==> flow/design.v <==
module flopr(clock, reset, d, q);
    parameter WIDTH = 8;
    input clock; 
    input reset;
    input [WIDTH-1:0] d; 
    output reg [WIDTH-1:0] q;   
    always @(posedge clock, posedge reset)
        if (reset)
            q <= 0;
        else 
            q <= d;
endmodule
module adder(a, b, sum);
    input [31:0] a;
    input [31:0] b;
    output [31:0] sum;
    assign sum = a + b;
endmodule
module mux2(d0, d1, s, y);
    parameter WIDTH = 8;
    input [WIDTH-1:0] d0; 
    input [WIDTH-1:0] d1;
    input s;
    output [WIDTH-1:0] y;
    assign y = s ? d1 : d0;
endmodule
module mux3(d0, d1, d2, s, y);
    parameter WIDTH = 8;
    input [WIDTH-1:0] d0; 
    input [WIDTH-1:0] d1;
    input [WIDTH-1:0] d2;
    input [1:0] s;
    output [WIDTH-1:0] y;
    assign y = s[1] ? d2 : (s[0] ? d1 : d0);
endmodule
module mux8(d0, d1, d2, d3, d4, d5, d6, d7, s, y);
    parameter WIDTH = 8;
    input [WIDTH-1:0] d0;
    input [WIDTH-1:0] d1;
    input [WIDTH-1:0] d2;
    input [WIDTH-1:0] d3;
    input [WIDTH-1:0] d4;
    input [WIDTH-1:0] d5;
    input [WIDTH-1:0] d6;
    input [WIDTH-1:0] d7;
    input [2:0] s;
    output reg [WIDTH-1:0] y;
    always @*
        begin
            case(s)
                3'b000: y = d0;
                3'b001: y = d1;
                3'b010: y = d2;
                3'b011: y = d3;
                3'b100: y = d4;
                3'b101: y = d5;
                3'b110: y = d6;
                3'b111: y = d7;
                default: y = d0;
            endcase
        end
endmodule
module regfile(clock, write_enable, address_read_1, address_read_2, address_write, write_data, read_data_1, read_data_2);
    input clock;
    input write_enable;
    input [4:0] address_read_1;
    input [4:0] address_read_2;
    input [4:0] address_write;
    input [31:0] write_data;
    output [31:0] read_data_1;
    output [31:0] read_data_2;
    reg [31:0] registers[31:0];
    always @(posedge clock)
        begin
            if (write_enable) 
                registers[address_write] <= write_data;
        end
    assign read_data_1 = (address_read_1 != 0) ? registers[address_read_1] : 0;  
    assign read_data_2 = (address_read_2 != 0) ? registers[address_read_2] : 0;  
endmodule
module generate_immediate(instruction, immediate);
    input [31:0] instruction;
    output reg [31:0] immediate;
    always @*
        begin
            case(instruction[6:0])
                7'b0000011,                                                                                                      
                7'b0010011,                                                                                                      
                7'b1100111: immediate = {{20{instruction[31]}}, instruction[31:20]};                                             
                7'b0100011: immediate = {{20{instruction[31]}}, instruction[31:25], instruction[11:7]};                          
                7'b1100011: immediate = {{20{instruction[31]}}, instruction[7], instruction[30:25],  instruction[11:8], 1'b0};   
                7'b1101111: immediate = {{12{instruction[31]}}, instruction[19:12], instruction[20], instruction[30:21], 1'b0};  
                7'b0110111,                                                                                                      
                7'b0010111: immediate = {instruction[31:12], 12'b0};                                                             
                default: immediate = 32'bx;  
            endcase
        end
endmodule
module alu(src_A, src_B, ALU_control, ALU_result, zero);
    input [31:0] src_A;
    input [31:0] src_B;
    input [3:0] ALU_control;
    output reg [31:0] ALU_result;
    output zero;
    always @*
        case(ALU_control)
            4'b0000: ALU_result <= src_A + src_B;  
            4'b0001: ALU_result <= src_A - src_B;  
            4'b0010: ALU_result <= src_A & src_B;  
            4'b0011: ALU_result <= src_A | src_B;  
            4'b0100: ALU_result <= src_A ^ src_B;  
            4'b0101: ALU_result <= ($signed(src_A) < $signed(src_B)) ? 1 : 0;  
            4'b0110: ALU_result <= ($unsigned(src_A) < $unsigned(src_B)) ? 1 : 0;  
            4'b0111: ALU_result <= $signed(src_A) >>> src_B[4:0];  
            4'b1000: ALU_result <= $signed(src_A) >> src_B[4:0];  
            4'b1001: ALU_result <= $signed(src_A) << src_B[4:0];  
            default: ALU_result <= 32'd0;  
        endcase
    assign zero = (ALU_result == 0) ? 1 : 0;  
endmodule
module select_read(funct3, read_data_in, read_data_out);
    input [2:0] funct3;
    input [31:0] read_data_in;
    output reg [31:0] read_data_out;
    always @*
        begin
            case(funct3)
                3'b000: read_data_out = {{24{read_data_in[7]}}, read_data_in[7:0]};      
                3'b001: read_data_out = {{16{read_data_in[15]}}, read_data_in[15:0]};    
                3'b010: read_data_out = read_data_in;                                    
                3'b100: read_data_out = {24'b0, read_data_in[7:0]};                      
                3'b101: read_data_out = {16'b0, read_data_in[15:0]};                     
                default: read_data_out = 32'bx;  
            endcase
        end
endmodule
module main_decoder(opcode, funct3, reg_write, ALU_select, memory_control, result_select, branch, ALU_op, jump);
    input [6:0] opcode;
    input [2:0] funct3;
    output reg_write;
    output ALU_select;
    output [3:0] memory_control;
    output [2:0] result_select;
    output branch;
    output [1:0] ALU_op;
    output jump;
    reg [12:0] controls;
    assign {reg_write, ALU_select, memory_control, result_select, branch, ALU_op, jump} = controls;   
    always @*
        case(opcode)      
            7'b0000011:                                          
                case(funct3)
                    3'b000: controls = 13'b1_1_0010_001_0_00_0;      
                    3'b001: controls = 13'b1_1_0100_001_0_00_0;      
                    3'b010: controls = 13'b1_1_0000_001_0_00_0;      
                    3'b100: controls = 13'b1_1_1010_001_0_00_0;      
                    3'b101: controls = 13'b1_1_1100_001_0_00_0;      
                    default: controls = 13'bx_x_x_xxxx_xxx_xx_x;     
                endcase
            7'b0100011:
                case(funct3)
                    3'b000: controls = 13'b0_1_0011_000_0_00_0;      
                    3'b001: controls = 13'b0_1_0101_000_0_00_0;      
                    3'b010: controls = 13'b0_1_0001_000_0_00_0;      
                    default: controls = 13'bx_x_x_xxxx_xxx_xx_x;     
                endcase
            7'b0110011: controls = 13'b1_0_0000_000_0_10_0;          
            7'b0010111: controls = 13'b1_0_0000_100_0_00_0;          
            7'b0110111: controls = 13'b1_0_0000_011_0_00_0;          
            7'b1100011: controls = 13'b0_0_0000_000_1_01_0;          
            7'b0010011: controls = 13'b1_1_0000_000_0_10_0;          
            7'b1100111: controls = 13'b1_1_0000_010_0_00_1;          
            7'b1101111: controls = 13'b1_0_0000_010_0_00_1;          
            default:    controls = 13'bx_x_xxxx_xxx_x_xx_x;          
        endcase
endmodule
module alu_decoder(opcode_b5, funct3, funct7b5, ALU_op, ALU_control);
    input opcode_b5;
    input [2:0] funct3;
    input funct7b5;
    input [1:0] ALU_op;
    output reg [3:0] ALU_control;
    wire R_type_subtract;
    wire shift_arithemetic;
    assign R_type_subtract = funct7b5 & opcode_b5;  
    assign shift_arithemetic = funct7b5;  
    always @*
        case(ALU_op)
            2'b00: ALU_control = 3'b000;  
            2'b01:
                case(funct3)
                    3'b000: ALU_control = 4'b0001;  
                    3'b001: ALU_control = 4'b0001;  
                    3'b100: ALU_control = 4'b0101;  
                    3'b101: ALU_control = 4'b0101;  
                    3'b110: ALU_control = 4'b0110;  
                    3'b111: ALU_control = 4'b0110;  
                    default: ALU_control = 4'bxxxx;  
                endcase
            default:
                case(funct3)  
                    3'b000: 
                        begin
                            if (R_type_subtract)
                                ALU_control = 3'b001;  
                            else
                                ALU_control = 3'b000;  
                        end
                    3'b001: ALU_control = 4'b1001;  
                    3'b010: ALU_control = 4'b0101;  
                    3'b011: ALU_control = 4'b0110;  
                    3'b100: ALU_control = 4'b0100;  
                    3'b101:
                        begin
                            if(shift_arithemetic)
                                ALU_control = 4'b0111;  
                            else
                                ALU_control = 4'b1000;  
                        end
                    3'b110: ALU_control = 4'b0011;  
                    3'b111: ALU_control = 4'b0010;  
                    default: ALU_control = 4'bxxxx;  
                endcase
        endcase
endmodule
module controller(opcode, funct3, funct7b5, zero, result_select, memory_control, PC_select, ALU_select, reg_write, jump, ALU_control);
    input [6:0] opcode;
    input [2:0] funct3;  
    input funct7b5;
    input zero;
    output [2:0] result_select;
    output [3:0] memory_control;
    output reg [1:0] PC_select;
    output ALU_select;
    output reg_write;
    output jump;
    output [3:0] ALU_control;
    wire [1:0] ALU_op;
    wire branch;
    main_decoder main_decoder
    (
        opcode,              
        funct3,              
        reg_write,           
        ALU_select,          
        memory_control,      
        result_select,       
        branch,              
        ALU_op,              
        jump                 
    );
    alu_decoder alu_decoder
    (
        opcode[5],       
        funct3,          
        funct7b5,        
        ALU_op,          
        ALU_control      
    );
    always @*
        if(jump)
            case(opcode[3])
                1'b0: PC_select = 2'b10;             
                1'b1: PC_select = 2'b01;             
                default: PC_select = 2'b01;
            endcase
        else
            case(funct3)
                3'b000: PC_select = branch & zero;    
                3'b001: PC_select = branch & ~zero;   
                3'b100: PC_select = branch & ~zero;   
                3'b101: PC_select = branch & zero;    
                3'b110: PC_select = branch & ~zero;   
                3'b111: PC_select = branch & zero;    
                default: PC_select = 2'b00;
            endcase           
endmodule
module datapath(clock, reset, result_select, PC_select, ALU_select, reg_write, ALU_control, instruction, read_data, zero, PC, ALU_result, write_data);
    input clock;
    input reset;
    input [2:0] result_select;
    input [1:0] PC_select;
    input ALU_select;
    input reg_write;
    input [3:0] ALU_control;
    input [31:0] instruction;
    input [31:0] read_data;
    output zero;
    output [31:0] PC;
    output [31:0] ALU_result;
    output [31:0] write_data;
    wire [31:0] PC_next;
    wire [31:0] PC_plus4;
    wire [31:0] PC_target;
    wire [31:0] immediate;
    wire [31:0] src_A;
    wire [31:0] src_B;
    wire [31:0] read_data_out;
    wire [31:0] result;
    flopr #(32) pc_reg(clock, reset, PC_next, PC);
    adder pc_add4(PC, 32'd4, PC_plus4);
    adder pc_addbranch(PC, immediate, PC_target);
    mux3 #(32) pc_mux(PC_plus4, PC_target, ALU_result, PC_select, PC_next);
    regfile regfile(clock, reg_write, instruction[19:15], instruction[24:20], instruction[11:7], result, src_A, write_data);
    generate_immediate generate_immediate(instruction, immediate);
    mux2 #(32) src_B_mux(write_data, immediate, ALU_select, src_B);
    alu alu(src_A, src_B, ALU_control, ALU_result, zero);
    select_read select_read(instruction[14:12], read_data, read_data_out);
    mux8 #(32) result_mux(ALU_result, read_data_out, PC_plus4, immediate, PC_target, 32'hxxxxxxxx, 32'hxxxxxxxx, 32'hxxxxxxxx, result_select, result);
endmodule
module cpu(clock, reset, instruction, read_data, memory_control, PC, ALU_result, write_data);
    input clock;
    input reset;
    input [31:0] instruction;
    input [31:0] read_data;
    output [3:0] memory_control;
    output [31:0] PC;
    output [31:0] ALU_result;
    output [31:0] write_data;
    wire [1:0] PC_select;
    wire ALU_select; 
    wire reg_write;
    wire jump;
    wire zero;
    wire [2:0] result_select;
    wire [3:0] ALU_control;
    controller controller
    (
        instruction[6:0],        
        instruction[14:12],      
        instruction[30],         
        zero,                    
        result_select,           
        memory_control,          
        PC_select,               
        ALU_select,              
        reg_write,               
        jump,                    
        ALU_control              
    );
    datapath datapath
    (
        clock,                   
        reset,                   
        result_select,           
        PC_select,               
        ALU_select,              
        reg_write,               
        ALU_control,             
        instruction,             
        read_data,               
        zero,                    
        PC,                      
        ALU_result,              
        write_data               
    );
endmodule
## Tool chain data of cpu

What the tools print for cpu, step after step.
Lines are those of the file above, counted from 1.
Operators carry their Yosys type and port widths (W data, S select, Z words).
A cell with -- has no value.

- Design top: cpu
- Clock: clock
- Cell library: sky130hd
- Library corner: tt_025C_1v80

## Elaborated design

Counts by Yosys on the flattened word-level netlist (proc, flatten, opt, wreduce; memories kept). Register bits leave out memories and registers merged into their read ports (data or address); mux counts leave out enables and synchronous resets folded into registers. Print and check cells are left out.
Yosys's memory passes give these memory sizes; they may raise the number of words (mostly to a power of two), join words into wider ones and drop unused or constant bits.

- Elaborated cells: 89
- Output and inout bits: 100
- Register bits: 32
- Bits of input ports: 66
- Memories: 1
- RAM bits: 1024

Memory list:

| memory | words | width | read ports | write ports | RTL line | text |
|---|---|---|---|---|---|---|
| datapath.regfile.registers | 32 | 32 | 2 | 1 | 72 | `reg [31:0] registers[31:0];` |

- Add/sub/neg operators: 4
- Eq/ne operators: 30
- Reduce/logical cells: 14
- Order comparisons: 2
- Bitwise logic cells: 8
- Mux-type cells: 26
- Shift operators: 3

Operator list:

| kind | number |
|---|---|
| $pmux W32 S5 | 3 |
| $pmux W32 S10 | 1 |
| $mux W32 | 6 |
| $pmux W13 S9 | 1 |
| $pmux W13 S5 | 1 |
| $add A32 B32 Y32 | 2 |
| $lt A32 B32 Y1 | 2 |
| $pmux W13 S3 | 1 |
| $add A32 B3 Y32 const B | 1 |
| $sub A32 B32 Y32 | 1 |
| $and A32 B32 Y32 | 1 |
| $or A32 B32 Y32 | 1 |
| $xor A32 B32 Y32 | 1 |
| $shl A32 B5 Y32 | 1 |
| $shr A32 B5 Y32 | 1 |
| $sshr A32 B5 Y32 | 1 |
| $logic_not A32 Y1 | 1 |
| $pmux W4 S8 | 1 |
| $eq A7 B6 Y1 const B | 3 |
| $eq A7 B7 Y1 const B | 3 |
| $eq A4 B3 Y1 const B | 4 |
| $eq A3 B3 Y1 const B | 5 |
| $eq A7 B5 Y1 const B | 2 |
| $eq A3 B2 Y1 const B | 4 |
| $pmux W4 S3 | 1 |
| $reduce_bool A5 Y1 | 2 |
| $reduce_or A3 Y1 | 3 |
| $reduce_or A2 Y1 | 4 |

Not listed: further kinds 19, cells in them 29.

## Logic depth

Depth = most cells in a row (Yosys ltp): at word level without a register or memory, in the mapped netlist without a sequential cell, where the memories' decode and read muxes count.

- Depth after elaboration: 15
- ABC_AREA: 0
- Gate-level depth with buffers: 38
- Mapped depth without buffers: 27

## Netlist

Source: synth_stat.txt of the flow (Yosys; design flattened, memories mapped). It holds for the ABC_AREA given above (unset counts as 0); a run with the other value may have another netlist.
Totals and module areas in this step are rounded.

- Cell area after synthesis: 62900 µm²
- Flip-flops: 1056
- Area of sequential cells: 31600 µm²
- Buffer cells: 356
- Standard cells after synthesis: 4575

Cells by type:

| cell type | number | area in all (µm²) |
|---|---|---|
| sky130_fd_sc_hd__edfxtp_1 | 1024 | 3.07E+04 |
| sky130_fd_sc_hd__mux4_2 | 534 | 1.2E+04 |
| sky130_fd_sc_hd__mux2i_1 | 179 | 1.79E+03 |
| sky130_fd_sc_hd__ha_1 | 132 | 1.65E+03 |
| sky130_fd_sc_hd__a21oi_1 | 241 | 1.21E+03 |
| sky130_fd_sc_hd__nor2_1 | 303 | 1.14E+03 |
| sky130_fd_sc_hd__nand2_1 | 230 | 863.328 |
| sky130_fd_sc_hd__dfrtp_1 | 32 | 800.768 |
| sky130_fd_sc_hd__o21ai_0 | 137 | 685.658 |
| sky130_fd_sc_hd__clkbuf_1 | 181 | 679.402 |
| sky130_fd_sc_hd__o221ai_1 | 62 | 543.021 |
| sky130_fd_sc_hd__mux2_2 | 48 | 540.518 |
| sky130_fd_sc_hd__nand3_1 | 103 | 515.494 |
| sky130_fd_sc_hd__a221oi_1 | 53 | 464.195 |
| sky130_fd_sc_hd__nor3_1 | 92 | 460.442 |
| sky130_fd_sc_hd__inv_1 | 118 | 442.925 |
| sky130_fd_sc_hd__a31oi_1 | 61 | 381.616 |
| sky130_fd_sc_hd__o211ai_1 | 48 | 360.346 |

Not listed: further types 101, cells in them 997.
The figures by module come from a second, unflattened synthesis with its own total; it is not the netlist above.

- Cells (unflattened synthesis): 4912
- Area total of the unflattened synthesis: 65400 µm²

Each row is one instance without its submodules.

By module:

| module | area (µm²) | seq. area (µm²) | instances | cells |
|---|---|---|---|---|
| regfile | 47000 | 30700 | 1 | 2400 |
| alu | 9300 | 0.0 | 1 | 1341 |
| adder | 1740 | 0.0 | 2 | 241 |
| mux8 (WIDTH=32) | 2240 | 0.0 | 1 | 306 |
| flopr (WIDTH=32) | 805 | 801 | 1 | 33 |
| mux3 (WIDTH=32) | 714 | 0.0 | 1 | 107 |
| mux2 (WIDTH=32) | 544 | 0.0 | 1 | 36 |
| select_read | 529 | 0.0 | 1 | 80 |
| generate_immediate | 424 | 0.0 | 1 | 64 |
| main_decoder | 200 | 0.0 | 1 | 32 |
| alu_decoder | 156 | 0.0 | 1 | 23 |
| controller | 42.5 | 0.0 | 1 | 6 |
| datapath | 7.5 | 0.0 | 1 | 2 |
| cpu | 0.0 | 0.0 | 1 | 0 |

## Timing after synthesis

Path of least setup slack by OpenSTA after synthesis, without wires, with an ideal clock, recovery checks aside; 20% of the period is set as input and as output delay. Where synthesis merged equal registers, the netlist keeps one of their names.

- Path kind: in2out
- Start: input instruction[20]
- End: output ALU_result[29]
- Stages on the path: 26
- Path delay: 6.084 ns
- Input delay: 2.200 ns
- Slack: 0.516 ns
- Arrival time: 8.284 ns
- Time at the first pin: 2.200 ns
- Required time: 8.800 ns
- Clock period: 11.0 ns
- External output delay: 2.200 ns
- Path buffers: 6
- Synthesis period reached: 10.484 ns

"path delay" = arrival - input delay + setup time.
At an output port there is no setup time.
"stages on the path" counts driving pins, that of a launching flip-flop among them; a cell with two outputs on the path counts twice.
"synthesis period reached" is the clock period less the worst setup slack; recovery checks do not enter. This is arithmetic on one report: input and output delays are still those of the set period (20% each).
Between the ends stands the longest chain of elaborated cells between them, by number of cells; it is not shown to be the way that was timed. Of several equally long chains one is given.
Each line given opens the expression or statement behind the cell; cells for indexed reads and writes are added by Yosys, which also makes memories of some case tables.
A memory read counts as a cell of the chain, while the word-level depth stops at memories.

- Path through: sky130_fd_sc_hd__buf_2 sky130_fd_sc_hd__buf_6 sky130_fd_sc_hd__buf_4 sky130_fd_sc_hd__buf_4 sky130_fd_sc_hd__clkbuf_1 sky130_fd_sc_hd__buf_1 sky130_fd_sc_hd__mux4_2 sky130_fd_sc_hd__mux4_2 sky130_fd_sc_hd__mux2i_1 sky130_fd_sc_hd__nor2_1 sky130_fd_sc_hd__nand2_1 sky130_fd_sc_hd__a21boi_0 sky130_fd_sc_hd__ha_1 sky130_fd_sc_hd__and3b_1 sky130_fd_sc_hd__and2_1 sky130_fd_sc_hd__o211ai_1 sky130_fd_sc_hd__nor4b_1 sky130_fd_sc_hd__nor4b_1 sky130_fd_sc_hd__o21ai_0 sky130_fd_sc_hd__o21ai_0 sky130_fd_sc_hd__a41oi_1 sky130_fd_sc_hd__a211oi_1 sky130_fd_sc_hd__a211oi_1 sky130_fd_sc_hd__a41o_1 sky130_fd_sc_hd__and2_1 sky130_fd_sc_hd__a211o_1
- Length of the longest elaborated chain: 5
- Elaborated cells between the ends (all ways): 14
- RTL lines with such cells: 13
- Those cells by class: add/sub (2); shift (3); mux (4); logic (3); reduce/logical (1); memory (1)

Ends and longest elaborated chain, after synthesis:

| item | RTL line | text |
|---|---|---|
| start, declared | 314 | `input [31:0] instruction;` |
| $mem_v2 Z32 W32 | 72 | `reg [31:0] registers[31:0];` |
| $mux W32 | 79 | `assign read_data_2 = (address_read_2 != 0) ? registers[address_read_2] : 0;` |
| $mux W32 | 25 | `assign y = s ? d1 : d0;` |
| $sub A32 B32 Y32 | 108 | `4'b0001: ALU_result <= src_A - src_B;` |
| $pmux W32 S10 | 106 | `case(ALU_control)` |
| end, declared | 318 | `output [31:0] ALU_result;` |

Some nets on the timed path still bear RTL names; the line given drives or declares the net.

Named nets, after synthesis:

| net | RTL line |
|---|---|
| write_data[7] | 79 |

## Timing after layout

Path of least setup slack in the final report of job 1 (OpenROAD, finished layout, wires in). Where an end is a register, its clock arrival counts in the times.

- Path kind: in2reg
- Start: input instruction[20]
- End: register datapath.pc_reg.q[29]
- Arrival time: 8.83 ns
- Path buffers: 5
- Clock period: 6.09 ns
- Slack: -2.12 ns
- Required time: 6.71 ns
- Input delay: 1.22 ns
- Stages on the path: 30
- Setup time: 0.12 ns
- Time at the first pin: 1.22 ns

Between the ends stands the longest chain of elaborated cells between them, by number of cells; it is not shown to be the way that was timed. Of several equally long chains one is given.
A memory read counts as a cell of the chain, while the word-level depth stops at memories.

- Path through: sky130_fd_sc_hd__buf_16 sky130_fd_sc_hd__buf_12 sky130_fd_sc_hd__buf_12 sky130_fd_sc_hd__mux4_2 sky130_fd_sc_hd__mux4_2 sky130_fd_sc_hd__nor2b_2 sky130_fd_sc_hd__nor3_2 sky130_fd_sc_hd__o21ai_4 sky130_fd_sc_hd__buf_6 sky130_fd_sc_hd__inv_2 sky130_fd_sc_hd__ha_2 sky130_fd_sc_hd__nand2b_4 sky130_fd_sc_hd__a211oi_4 sky130_fd_sc_hd__nor4_4 sky130_fd_sc_hd__a221oi_4 sky130_fd_sc_hd__o211ai_1 sky130_fd_sc_hd__a31oi_1 sky130_fd_sc_hd__o311a_1 sky130_fd_sc_hd__a32oi_1 sky130_fd_sc_hd__nor2_1 sky130_fd_sc_hd__or4b_4 sky130_fd_sc_hd__nor4_4 sky130_fd_sc_hd__nand4b_1 sky130_fd_sc_hd__or4_4 sky130_fd_sc_hd__or4_4 sky130_fd_sc_hd__or3_4 sky130_fd_sc_hd__nand3_4 sky130_fd_sc_hd__a21oi_4 sky130_fd_sc_hd__buf_4 sky130_fd_sc_hd__a221oi_2
- Length of the longest elaborated chain: 14
- Elaborated cells between the ends (all ways): 28
- Those cells by class: add/sub (3); compare (2); shift (3); mux (11); logic (6); reduce/logical (2); memory (1)

Ends and longest elaborated chain, after layout:

| item | RTL line | text |
|---|---|---|
| start, declared | 314 | `input [31:0] instruction;` |
| $mem_v2 Z32 W32 | 72 | `reg [31:0] registers[31:0];` |
| $mux W32 | 79 | `assign read_data_2 = (address_read_2 != 0) ? registers[address_read_2] : 0;` |
| $mux W32 | 25 | `assign y = s ? d1 : d0;` |
| $lt A32 B32 Y1 | 113 | `4'b0110: ALU_result <= ($unsigned(src_A) < $unsigned(src_B)) ? 1 : 0;` |
| $mux W1 | 113 |  |
| $pmux W32 S10 | 106 | `case(ALU_control)` |
| $logic_not A32 Y1 | 119 | `assign zero = (ALU_result == 0) ? 1 : 0;` |
| $mux W1 | 119 |  |
| $not A1 Y2 | 270 | `3'b001: PC_select = branch & ~zero;` |
| $and A1 B2 Y2 | 270 |  |
| $pmux W2 S2 | 268 | `case(funct3)` |
| $mux W2 | 261 | `if(jump)` |
| $mux W32 (2 in a row) | 34 | `assign y = s[1] ? d2 : (s[0] ? d1 : d0);` |
| end, assigned | 9 | `q <= 0;` |
| end, assigned | 11 | `q <= d;` |
| end, declared | 6 | `output reg [WIDTH-1:0] q;` |

Wiki page: cpu / flow data

Stored flow runs of cpu (4 of them; Yosys, OpenROAD, sky130hd). They differ in their settings and are not a sequence. Constraints: input delay and output delay 20% of the set period each, output load 0.01 pF.
"clock period achieved" means the clock period less the worst setup slack. The figure is calculated, with input and output delays left at 20% of the set period.
By "worst setup path time" is meant the share of the clock period that the worst setup path is allowed (20% is reserved at inputs, 20% at outputs), minus its slack. Clock arrival times at its registers enter into it.
The measured numbers are rounded.

### Job 1

==> flow/run.sh <==
#!/bin/bash
# the make line also repeats the synthesis and layout settings of config.mk as NAME=value (left out here)
make -C /OpenROAD-flow-scripts/flow DESIGN_CONFIG=/design/flow/config.mk WORK_HOME=/design/flow/orfs CLKGATE_MAP_FILE= finish
==> flow/config.mk <==
export PLATFORM = sky130hd
export DESIGN_NAME = cpu
export DESIGN_NICKNAME = cpu
export VERILOG_FILES = /design/flow/design.v
export SDC_FILE = /design/flow/constraint.sdc
export NUM_CORES = 4
export LEC_CHECK = 0
export ABC_AREA = 0
export CAP_MARGIN = 35
export CELL_PAD_IN_SITES_DETAIL_PLACEMENT = 1
export CELL_PAD_IN_SITES_GLOBAL_PLACEMENT = 1
export CORE_ASPECT_RATIO = 1.41
export CORE_MARGIN = 2
export CORE_UTILIZATION = 45
export CTS_CLUSTER_SIZE = 29
export GPL_TIMING_DRIVEN = 1
export MAX_ROUTING_LAYER = met4
export PLACE_DENSITY_LB_ADDON = 0.28
export SLEW_MARGIN = 15
export TNS_END_PERCENT = 15
==> flow/constraint.sdc <==
create_clock -name core_clock -period 6.09 [get_ports {clock}]
set_input_delay 1.2180 -clock core_clock [delete_from_list [all_inputs] [get_ports {clock}]]
set_output_delay 1.2180 -clock core_clock [all_outputs]
set_load 0.01 [all_outputs]

Results of job 1:
- Yosys chip area after synthesis: 62900 µm²
- Total negative slack on setup checks: -438 ns
- Area of the die: 143000 µm²
- Worst setup slack after layout: -2.12 ns
- Standard-cell area after layout: 85000 µm²
- Utilization: 61.4%
- Final worst hold slack: 0.690 ns
- Clock period achieved: 8.210 ns
- Worst setup path time: 6.99 ns
- Worst setup path type: in2reg

### Job 2

==> flow/run.sh <==
#!/bin/bash
# the make line also repeats the synthesis and layout settings of config.mk as NAME=value (left out here)
make -C /OpenROAD-flow-scripts/flow DESIGN_CONFIG=/design/flow/config.mk WORK_HOME=/design/flow/orfs CLKGATE_MAP_FILE= finish
==> flow/config.mk <==
export PLATFORM = sky130hd
export DESIGN_NAME = cpu
export DESIGN_NICKNAME = cpu
export VERILOG_FILES = /design/flow/design.v
export SDC_FILE = /design/flow/constraint.sdc
export NUM_CORES = 4
export LEC_CHECK = 0
export ABC_AREA = 1
export CAP_MARGIN = 5
export CELL_PAD_IN_SITES_DETAIL_PLACEMENT = 1
export CELL_PAD_IN_SITES_GLOBAL_PLACEMENT = 2
export CORE_MARGIN = 2
export CORE_UTILIZATION = 31
export CTS_CLUSTER_DIAMETER = 292
export GPL_ROUTABILITY_DRIVEN = 1
export MAX_ROUTING_LAYER = met5
export MIN_ROUTING_LAYER = met2
export PLACE_DENSITY_LB_ADDON = 0.23
export SLEW_MARGIN = 30
==> flow/constraint.sdc <==
create_clock -name core_clock -period 14.7 [get_ports {clock}]
set_input_delay 2.9400 -clock core_clock [delete_from_list [all_inputs] [get_ports {clock}]]
set_output_delay 2.9400 -clock core_clock [all_outputs]
set_load 0.01 [all_outputs]

Results of job 2:
- Clock period achieved: 13.692 ns
- Utilization: 35.8%
- Final worst hold slack: 0.676 ns
- Worst setup path time: 7.81 ns
- Worst setup path type: in2out
- Total negative slack on setup checks: 0.000 ns
- Worst setup slack after layout: 1.01 ns
- Yosys chip area after synthesis: 64700 µm²
- Area of the die: 212000 µm²
- Standard-cell area after layout: 74100 µm²

### Job 3

==> flow/run.sh <==
#!/bin/bash
# the make line also repeats the synthesis and layout settings of config.mk as NAME=value (left out here)
make -C /OpenROAD-flow-scripts/flow DESIGN_CONFIG=/design/flow/config.mk WORK_HOME=/design/flow/orfs CLKGATE_MAP_FILE= finish
==> flow/config.mk <==
export PLATFORM = sky130hd
export DESIGN_NAME = cpu
export DESIGN_NICKNAME = cpu
export VERILOG_FILES = /design/flow/design.v
export SDC_FILE = /design/flow/constraint.sdc
export NUM_CORES = 4
export LEC_CHECK = 0
export CAP_MARGIN = 0
export CELL_PAD_IN_SITES_DETAIL_PLACEMENT = 1
export CORE_MARGIN = 2
export CORE_UTILIZATION = 40
export CTS_CLUSTER_DIAMETER = 347
export GPL_ROUTABILITY_DRIVEN = 0
export SETUP_SLACK_MARGIN = 2.84
export SLEW_MARGIN = 0
==> flow/constraint.sdc <==
create_clock -name core_clock -period 11.0 [get_ports {clock}]
set_input_delay 2.2000 -clock core_clock [delete_from_list [all_inputs] [get_ports {clock}]]
set_output_delay 2.2000 -clock core_clock [all_outputs]
set_load 0.01 [all_outputs]

Results of job 3:
- Final worst hold slack: 0.651 ns
- Yosys chip area after synthesis: 62900 µm²
- Worst setup slack after layout: 0.953 ns
- Total negative slack on setup checks: 0.000 ns
- Clock period achieved: 10.047 ns
- Utilization: 49.6%
- Worst setup path time: 5.65 ns
- Worst setup path type: in2out
- Area of the die: 160000 µm²
- Standard-cell area after layout: 77500 µm²

### Job 4

==> flow/run.sh <==
#!/bin/bash
# the make line also repeats the synthesis and layout settings of config.mk as NAME=value (left out here)
make -C /OpenROAD-flow-scripts/flow DESIGN_CONFIG=/design/flow/config.mk WORK_HOME=/design/flow/orfs CLKGATE_MAP_FILE= finish
==> flow/config.mk <==
export PLATFORM = sky130hd
export DESIGN_NAME = cpu
export DESIGN_NICKNAME = cpu
export VERILOG_FILES = /design/flow/design.v
export SDC_FILE = /design/flow/constraint.sdc
export NUM_CORES = 4
export LEC_CHECK = 0
export ABC_AREA = 1
export CAP_MARGIN = 0
export CELL_PAD_IN_SITES_DETAIL_PLACEMENT = 1
export CORE_MARGIN = 2
export CORE_UTILIZATION = 62
export CTS_CLUSTER_DIAMETER = 132
export GPL_ROUTABILITY_DRIVEN = 1
export MAX_ROUTING_LAYER = met4
export SETUP_SLACK_MARGIN = 3.07
export SLEW_MARGIN = 30
==> flow/constraint.sdc <==
create_clock -name core_clock -period 14.7 [get_ports {clock}]
set_input_delay 2.9400 -clock core_clock [delete_from_list [all_inputs] [get_ports {clock}]]
set_output_delay 2.9400 -clock core_clock [all_outputs]
set_load 0.01 [all_outputs]

Outcome of job 4: did not finish, clock tree synthesis stopped with DPL-0033
